==> flow/design.v <==
module Fiveto32Decoder(Select, Wenable, Load_Out);
input [4:0] Select;
input Wenable;
output reg [31:0] Load_Out;
always@(*)
if (Wenable == 1)
case(Select)
5'h0 : Load_Out = 32'h00000001;
5'h1 : Load_Out = 32'h00000002;
5'h2 : Load_Out = 32'h00000004;
5'h3 : Load_Out = 32'h00000008;
5'h4 : Load_Out = 32'h00000010;
5'h5 : Load_Out = 32'h00000020;
5'h6 : Load_Out = 32'h00000040;
5'h7 : Load_Out = 32'h00000080;
5'h8 : Load_Out = 32'h00000100;
5'h9 : Load_Out = 32'h00000200;
5'hA : Load_Out = 32'h00000400;
5'hB : Load_Out = 32'h00000800;
5'hC : Load_Out = 32'h000001000;
5'hD : Load_Out = 32'h000002000;
5'hE : Load_Out = 32'h000004000;
5'hF : Load_Out = 32'h000008000;
5'h10 : Load_Out = 32'h00010000;
5'h11 : Load_Out = 32'h00020000;
5'h12 : Load_Out = 32'h00040000;
5'h13 : Load_Out = 32'h00080000;
5'h14 : Load_Out = 32'h00100000;
5'h15 : Load_Out = 32'h00200000;
5'h16 : Load_Out = 32'h00400000;
5'h17 : Load_Out = 32'h00800000;
5'h18 : Load_Out = 32'h01000000;
5'h19 : Load_Out = 32'h02000000;
5'h1A : Load_Out = 32'h04000000;
5'h1B : Load_Out = 32'h08000000;
5'h1C : Load_Out = 32'h10000000;
5'h1D : Load_Out = 32'h20000000;
5'h1E : Load_Out = 32'h40000000;
5'h1F : Load_Out = 32'h80000000;
default: Load_Out = 32'h00000000;
endcase
else
Load_Out <= 0;
endmodule
module Register32bit (Din, Dout, Load, Reset, clk);
input [31:0] Din;
output reg [31:0] Dout;
input Load, Reset, clk;
always@(posedge clk or posedge Reset) begin
if (Reset == 1)
Dout = 0;
else if (Load == 1)
Dout <= Din;
else
Dout <= Dout;
end
endmodule
module Mux32to1 (Reg0,Reg1,Reg2,Reg3,Reg4,Reg5,Reg6,Reg7,Reg8,Reg9,Reg10,Reg11,Reg12,Reg13,Reg14,Reg15,Reg16,Reg17,Reg18,Reg19,Reg20,Reg21,Reg22,Reg23,Reg24,Reg25,Reg26,Reg27,Reg28,Reg29,Reg30,Reg31, Select, Regout);
input [31:0]Reg0, Reg1,Reg2,Reg3,Reg4,Reg5,Reg6,Reg7,Reg8,Reg9,Reg10,Reg11,Reg12,Reg13,Reg14,Reg15,Reg16;
input [31:0]Reg17,Reg18,Reg19,Reg20,Reg21,Reg22,Reg23,Reg24,Reg25,Reg26,Reg27,Reg28,Reg29,Reg30,Reg31;
input [4:0]Select;
output reg [31:0] Regout;
always@(*)
case(Select)
5'h0: Regout <= Reg0;
5'h1: Regout <= Reg1;
5'h2: Regout <= Reg2;
5'h3: Regout <= Reg3;
5'h4: Regout <= Reg4;
5'h5: Regout <= Reg5;
5'h6: Regout <= Reg6;
5'h7: Regout <= Reg7;
5'h8: Regout <= Reg8;
5'h9: Regout <= Reg9;
5'hA: Regout <= Reg10;
5'hB: Regout <= Reg11;
5'hC: Regout <= Reg12;
5'hD: Regout <= Reg13;
5'hE: Regout <= Reg14;
5'hF: Regout <= Reg15;
5'h10: Regout <= Reg16;
5'h11: Regout <= Reg17;
5'h12: Regout <= Reg18;
5'h13: Regout <= Reg19;
5'h14: Regout <= Reg20;
5'h15: Regout <= Reg21;
5'h16: Regout <= Reg22;
5'h17: Regout <= Reg23;
5'h18: Regout <= Reg24;
5'h19: Regout <= Reg25;
5'h1A: Regout <= Reg26;
5'h1B: Regout <= Reg27;
5'h1C: Regout <= Reg28;
5'h1D: Regout <= Reg29;
5'h1E: Regout <= Reg30;
5'h1F: Regout <= Reg31;
default Regout <= 32'b0;
endcase
endmodule
module RegisterFile32Bits(DataIn,DataA,DataB,RdAddress1,RdAddress2,WrtAddress,clk,Reset,Wenable);
input[31:0]DataIn;
input clk,Reset,Wenable;
input [4:0]RdAddress1,RdAddress2,WrtAddress;
output [31:0]DataA,DataB;
wire [31:0] Load;
wire [31:0] Dout0;
wire [31:0] Dout1;
wire [31:0] Dout2;
wire [31:0] Dout3;
wire [31:0] Dout4;
wire [31:0] Dout5;
wire [31:0] Dout6;
wire [31:0] Dout7;
wire [31:0] Dout8;
wire [31:0] Dout9;
wire [31:0] Dout10;
wire [31:0] Dout11;
wire [31:0] Dout12;
wire [31:0] Dout13;
wire [31:0] Dout14;
wire [31:0] Dout15;
wire [31:0] Dout16;
wire [31:0] Dout17;
wire [31:0] Dout18;
wire [31:0] Dout19;
wire [31:0] Dout20;
wire [31:0] Dout21;
wire [31:0] Dout22;
wire [31:0] Dout23;
wire [31:0] Dout24;
wire [31:0] Dout25;
wire [31:0] Dout26;
wire [31:0] Dout27;
wire [31:0] Dout28;
wire [31:0] Dout29;
wire [31:0] Dout30;
wire [31:0] Dout31;
Fiveto32Decoder u00 (WrtAddress,Wenable,Load);
Register32bit uu0 (DataIn, Dout0, Load[0], Reset, clk);
Register32bit uu1 (DataIn, Dout1, Load[1], Reset, clk);
Register32bit uu2 (DataIn, Dout2, Load[2], Reset, clk);
Register32bit uu3 (DataIn, Dout3, Load[3], Reset, clk);
Register32bit uu4 (DataIn, Dout4, Load[4], Reset, clk);
Register32bit uu5 (DataIn, Dout5, Load[5], Reset, clk);
Register32bit uu6 (DataIn, Dout6, Load[6], Reset, clk);
Register32bit uu7 (DataIn, Dout7, Load[7], Reset, clk);
Register32bit uu8 (DataIn, Dout8, Load[8], Reset, clk);
Register32bit uu9 (DataIn, Dout9, Load[9], Reset, clk);
Register32bit uu10 (DataIn, Dout10, Load[10], Reset, clk);
Register32bit uu11 (DataIn, Dout11, Load[11], Reset, clk);
Register32bit uu12 (DataIn, Dout12, Load[12], Reset, clk);
Register32bit uu13 (DataIn, Dout13, Load[13], Reset, clk);
Register32bit uu14 (DataIn, Dout14, Load[14], Reset, clk);
Register32bit uu15 (DataIn, Dout15, Load[15], Reset, clk);
Register32bit uu16 (DataIn, Dout16, Load[16], Reset, clk);
Register32bit uu17 (DataIn, Dout17, Load[17], Reset, clk);
Register32bit uu18 (DataIn, Dout18, Load[18], Reset, clk);
Register32bit uu19 (DataIn, Dout19, Load[19], Reset, clk);
Register32bit uu20 (DataIn, Dout20, Load[20], Reset, clk);
Register32bit uu21 (DataIn, Dout21, Load[21], Reset, clk);
Register32bit uu22 (DataIn, Dout22, Load[22], Reset, clk);
Register32bit uu23 (DataIn, Dout23, Load[23], Reset, clk);
Register32bit uu24 (DataIn, Dout24, Load[24], Reset, clk);
Register32bit uu25 (DataIn, Dout25, Load[25], Reset, clk);
Register32bit uu26 (DataIn, Dout26, Load[26], Reset, clk);
Register32bit uu27 (DataIn, Dout27, Load[27], Reset, clk);
Register32bit uu28 (DataIn, Dout28, Load[28], Reset, clk);
Register32bit uu29 (DataIn, Dout29, Load[29], Reset, clk);
Register32bit uu30 (DataIn, Dout30, Load[30], Reset, clk);
Register32bit uu31 (DataIn, Dout31, Load[31], Reset, clk);
Mux32to1 um1(Dout0,Dout1,Dout2,Dout3,Dout4,Dout5,Dout6,Dout7,Dout8,Dout9,Dout10,Dout11,Dout12,Dout13,Dout14,Dout15,Dout16,Dout17,Dout18,Dout19,Dout20,Dout21,Dout22,Dout23,Dout24,Dout25,Dout26,Dout27,Dout28,Dout29,Dout30,Dout31,RdAddress1, DataA);
Mux32to1 um2(Dout0,Dout1,Dout2,Dout3,Dout4,Dout5,Dout6,Dout7,Dout8,Dout9,Dout10,Dout11,Dout12,Dout13,Dout14,Dout15,Dout16,Dout17,Dout18,Dout19,Dout20,Dout21,Dout22,Dout23,Dout24,Dout25,Dout26,Dout27,Dout28,Dout29,Dout30,Dout31,RdAddress2, DataB);
endmodule 
# == Step by step through the tools: RegisterFile32Bits ==
# Each step is given for the RTL above and for the edited RTL.
# Lines under "before" count in the file above, lines under "after" in the edited file.
# "diff" is "after" less "before", of the values as shown; "change_rel_pct" is that difference over "before", in percent.
# Operators carry their Yosys type and port widths (W data, S select, Z words).
# Cell names lack the library's common part.
# Not given: n/a
# setup
top,RegisterFile32Bits
clock,clk
cell_library,sky130hd
lib_corner,tt_025C_1v80

# == Edit of the RTL ==
# The edit as a unified diff against the file above.
# A script made this edit. It changes what the design does and was not meant as an optimisation.
# begin of diff
@@ -98,9 +98,11 @@
 endcase
 endmodule
-module RegisterFile32Bits(DataIn,DataA,DataB,RdAddress1,RdAddress2,WrtAddress,clk,Reset,Wenable);
-input[31:0]DataIn;
+module RegisterFile32Bits(DataIn_pad,DataA,DataB,RdAddress1,RdAddress2,WrtAddress,clk,Reset,Wenable);
+input[31:0]DataIn_pad;
 input clk,Reset,Wenable;
 input [4:0]RdAddress1,RdAddress2,WrtAddress;
 output [31:0]DataA,DataB;
+reg [31:0] DataIn;
+always @(posedge clk) DataIn <= DataIn_pad;
 wire [31:0] Load;
 wire [31:0] Dout0;
# end of diff

# == After elaboration ==
# Yosys after proc, flatten, opt, wreduce and memory -nomap, before mapping. Enables and synchronous resets that opt folds into registers are not counted as muxes. Memory bits, and registers merged into a memory's read port (data or address), are not among the register bits. Print and check cells are not counted. Equal cells are merged and count once.
# Yosys's memory passes give these memory sizes; they may raise the number of words (mostly to a power of two), join words into wider ones and drop unused or constant bits.
# classes
item,before,after,diff,change_rel_pct
equal,62,62,0,0.00
mux,3,3,0,0.00
n_reduce_logical,2,2,0,0.00
# Unchanged operator kinds not shown: 8.
# word_totals
item,before,after,diff,change_rel_pct
mem_bits_ro,1024,1024,0,0.00
ff_bits,1024,1056,32,3.12
elab_cells,100,101,1,1.00
input_bits,50,50,0,0.00
mem_count,1,1,0,0.00
output_inout_bits,64,64,0,0.00
# mem_list
item,before,after
mem_shapes,32 x 32 bit 1R0W,32 x 32 bit 1R0W

# == Depth ==
# Yosys ltp: most cells in a row. Word level: on the elaborated netlist, between registers, memories and ports. Mapped: between sequential cells and ports; inverters and the memories' decode and read muxes count.
# logic_depth
item,before,after,diff,change_rel_pct
depth_word,2,2,0,0.00
abc_area,0,0,n/a,n/a
ltp_mapped,10,9,-1,-10.00
mapped_depth_nobuf,5,5,0,0.00

# == Synthesis result ==
# The flow's flattened synthesis, as Yosys stat reports it; memories are mapped. The netlist is that of the ABC_AREA named above (0 if unset); the other value can give another one.
# synth_totals
item,before,after,diff,change_rel_pct
flip_flops,1024,1056,32,3.12
area_mm2,0.0541332,0.0543259,0.0001927,0.36
sequential_area_mm2,0.0256246,0.0262652,0.0006406,2.50
n_buf,598,560,-38,-6.35
cells,5157,4970,-187,-3.63
# by_type
cell_type,before,after,diff,change_rel_pct
nand3_1,1299,969,-330,-25.40
nand4_1,388,271,-117,-30.15
a22oi_1,210,324,114,54.29
clkbuf_1,428,351,-77,-17.99
and3_1,71,135,64,90.14
buf_2,59,122,63,106.78
nor4_1,67,8,-59,-88.06
dfxtp_1,0,32,32,n/a
buf_1,104,74,-30,-28.85
nand2_1,26,55,29,111.54
a2111oi_0,14,43,29,207.14
o32a_1,33,61,28,84.85
o2111ai_1,2,30,28,1400.00
or4_1,32,59,27,84.38
a221o_1,29,3,-26,-89.66
mux2i_1,10,29,19,190.00
o22ai_1,1,19,18,1800.00
inv_1,7,24,17,242.86
# Unchanged cell types not shown: 5.
# The list need not be complete.
# By module: a second synthesis without flattening, with its own total; a netlist apart from the flattened one above.
# unflattened
item,before,after,diff,change_rel_pct
hier_cells,4963,4995,32,0.64
area_unflattened_mm2,0.0593156,0.0599563,0.0006407,1.08
# Rows give one instance, submodules left out.
# modules_before
module,mod_seq_area_mm2,n_inst,mod_area_mm2,cells
Register32bit,0.0008008,32,0.0013488,69
Mux32to1,0,2,0.0079601,1354
Fiveto32Decoder,0,1,0.000234,47
RegisterFile32Bits,0,1,0,0
# modules_after
module,mod_seq_area_mm2,n_inst,mod_area_mm2,cells
Register32bit,0.0008008,32,0.0013488,69
Mux32to1,0,2,0.0079601,1354
RegisterFile32Bits,0.0006406,1,0.0006406,32
Fiveto32Decoder,0,1,0.000234,47

# == Path before layout ==
# Path of least setup slack by OpenSTA after synthesis, without wires, with an ideal clock, recovery checks aside; 20% of the period is set as input and as output delay. Where synthesis merged equal registers, the netlist keeps one of their names.
# synth_path
item,before,after,diff,change_rel_pct
kind,in2out,in2out,n/a,n/a
from,input port RdAddress1[3],input port RdAddress2[3],n/a,n/a
to,output port DataA[12],output port DataB[30],n/a,n/a
slack_ps,2444,2488,44,n/a
required_ps,5600,5600,0,0.00
path_buffers,3,3,0,0.00
t_arrival_ps,3156,3112,-44,-1.39
delay_ps,1756,1712,-44,-2.51
input_delay_ps,1400,1400,0,0.00
path_stages,8,8,0,0.00
out_delay_ps,1400,1400,0,0.00
tclk_ps,7000,7000,0,0.00
t_first_pin_ps,1400,1400,0,0.00
synth_period_reached_ps,4556,4512,-44,-0.97
# "delay_ps" = arrival - input delay + setup time.
# A path that ends at an output port has no setup time.
# "path_stages": output pins that drive a net of the path, with the launching flip-flop's if there is one; two outputs of one cell count as two.
# "synth_period_reached_ps" is the clock period less the worst setup slack; recovery checks do not enter. This is arithmetic on one report: input and output delays are still those of the set period (20% each).
# Between the ends stands the longest chain of elaborated cells between them, by number of cells; it is not shown to be the way that was timed. Of several equally long chains one is given.
# A line is the first line of the expression or statement that the cell stems from. Yosys adds cells for indexed reads and writes and turns some case tables into memories.
# synth_between_before
path_cell_list,buf_2 > nor2b_4 > buf_6 > and2_1 > buf_2 > a221o_1 > or4_1 > o32a_1
elab_chain_len,2
cone_cells,33
cone_lines,1
classes_between,eq/ne: 31; mux: 1; reduce/logical: 1
# synth_rtl_before
item,line_no,text
"start, declared",103,"input [4:0]RdAddress1,RdAddress2,WrtAddress;"
$eq A5 B5 Y1,64,case(Select)
$pmux W32 S32,64,
"end, declared",104,"output [31:0]DataA,DataB;"
# synth_between_after
path_cell_list,buf_2 > and3b_1 > buf_6 > buf_6 > a32oi_1 > o2111ai_1 > or4_1 > o32a_1
elab_chain_len,2
cone_cells,33
cone_lines,1
classes_between,eq/ne: 31; mux: 1; reduce/logical: 1
# synth_rtl_after
item,line_no,text
"start, declared",103,"input [4:0]RdAddress1,RdAddress2,WrtAddress;"
$eq A5 B5 Y1,64,case(Select)
$pmux W32 S32,64,
"end, declared",104,"output [31:0]DataA,DataB;"

# == Worst path after layout ==
# From the final timing report of each run of pair A: the path of least setup slack in the routed layout; clock arrival at registers is part of the times.
# The path's times are printed in steps of 10 ps; the period is the one set.
# layout_path
item,before,after,diff,change_rel_pct
kind,in2out,in2out,n/a,n/a
from,input port RdAddress1[0],input port RdAddress1[4],n/a,n/a
to,output port DataA[15],output port DataA[14],n/a,n/a
t_first_pin_ps,1360,1360,0,0.00
tclk_ps,6810,6810,0,0.00
required_ps,5450,5450,0,0.00
t_arrival_ps,5130,5080,-50,-0.97
slack_ps,320,370,50,n/a
path_buffers,4,5,1,25.00
input_delay_ps,1360,1360,0,0.00
out_delay_ps,1360,1360,0,0.00
path_stages,9,10,1,11.11
# Between the ends stands the longest chain of elaborated cells between them, by number of cells; it is not shown to be the way that was timed. Of several equally long chains one is given.
# layout_between_before
path_cell_list,clkdlybuf4s50_1 > nor3b_2 > buf_12 > and2_2 > buf_12 > a22oi_1 > nand4_1 > o32a_1 > clkdlybuf4s50_1
elab_chain_len,2
cone_cells,33
cone_lines,1
classes_between,eq/ne: 31; mux: 1; reduce/logical: 1
# layout_rtl_before
item,line_no,text
"start, declared",103,"input [4:0]RdAddress1,RdAddress2,WrtAddress;"
$eq A5 B5 Y1,64,case(Select)
$pmux W32 S32,64,
"end, declared",104,"output [31:0]DataA,DataB;"
# layout_between_after
path_cell_list,clkdlybuf4s50_1 > buf_4 > nor3b_2 > buf_4 > and2_1 > buf_4 > a22oi_1 > nand3_1 > o32a_1 > clkdlybuf4s50_1
elab_chain_len,2
cone_cells,33
cone_lines,1
classes_between,eq/ne: 31; mux: 1; reduce/logical: 1
# layout_rtl_after
item,line_no,text
"start, declared",103,"input [4:0]RdAddress1,RdAddress2,WrtAddress;"
$eq A5 B5 Y1,64,case(Select)
$pmux W32 S32,64,
"end, declared",104,"output [31:0]DataA,DataB;"

# == Flow runs ==
# Runs of the flow (Yosys, OpenROAD) on both versions; the two runs of a pair have the same settings. The constraints put input and output delay at 20% of the set period each and load the outputs with 0.01 pF.
# flow_settings_pair_A
CORE_UTILIZATION,50
period_ns,6.81
CAP_MARGIN,20
CORE_MARGIN,2
SLEW_MARGIN,20
# results_pair_A
item,before,after,diff,change_rel_pct
fin_power_uw,17712,18040,328,1.85
setup_worst_slack_ps,317,370,53,n/a
yosys.chip_area_mm2,0.0541332,0.0543259,0.0001927,0.36
final_die_area_mm2,0.110916,0.111306,0.000390,0.35
final_stdcell_area_mm2,0.0612975,0.0616191,0.0003216,0.52
timing.setup.tns_ps,0,0,0,n/a
timing.hold.ws_ps,529,525,-4,n/a
layout_utilization_frac,0.572,0.574,0.002,n/a
period_reached_ps,6493,6440,-53,-0.82
# flow_settings_pair_B
ABC_AREA,0
CAP_MARGIN,25
CELL_PAD_IN_SITES_DETAIL_PLACEMENT,0
CORE_MARGIN,4
CORE_UTILIZATION,39
CTS_CLUSTER_DIAMETER,388
GPL_ROUTABILITY_DRIVEN,0
MIN_ROUTING_LAYER,met1
PLACE_DENSITY_LB_ADDON,0.2
period_ns,10.9
SLEW_MARGIN,20
# results_pair_B
item,before,after,diff,change_rel_pct
fin_power_uw,11139,11306,167,1.50
setup_worst_slack_ps,1897,1861,-36,n/a
yosys.chip_area_mm2,0.0541332,0.0543259,0.0001927,0.36
final_die_area_mm2,0.144826,0.145333,0.000507,0.35
final_stdcell_area_mm2,0.0612813,0.0614502,0.0001689,0.28
timing.setup.tns_ps,0,0,0,n/a
timing.hold.ws_ps,521,528,7,n/a
layout_utilization_frac,0.445,0.445,0.000,n/a
period_reached_ps,9003,9039,36,0.40
# "period_reached_ps" = clock period - worst setup slack. The figure is calculated, with input and output delays left at 20% of the set period.
# "fin_power_uw": no workload was simulated; the value follows from the tool's default switching activity.
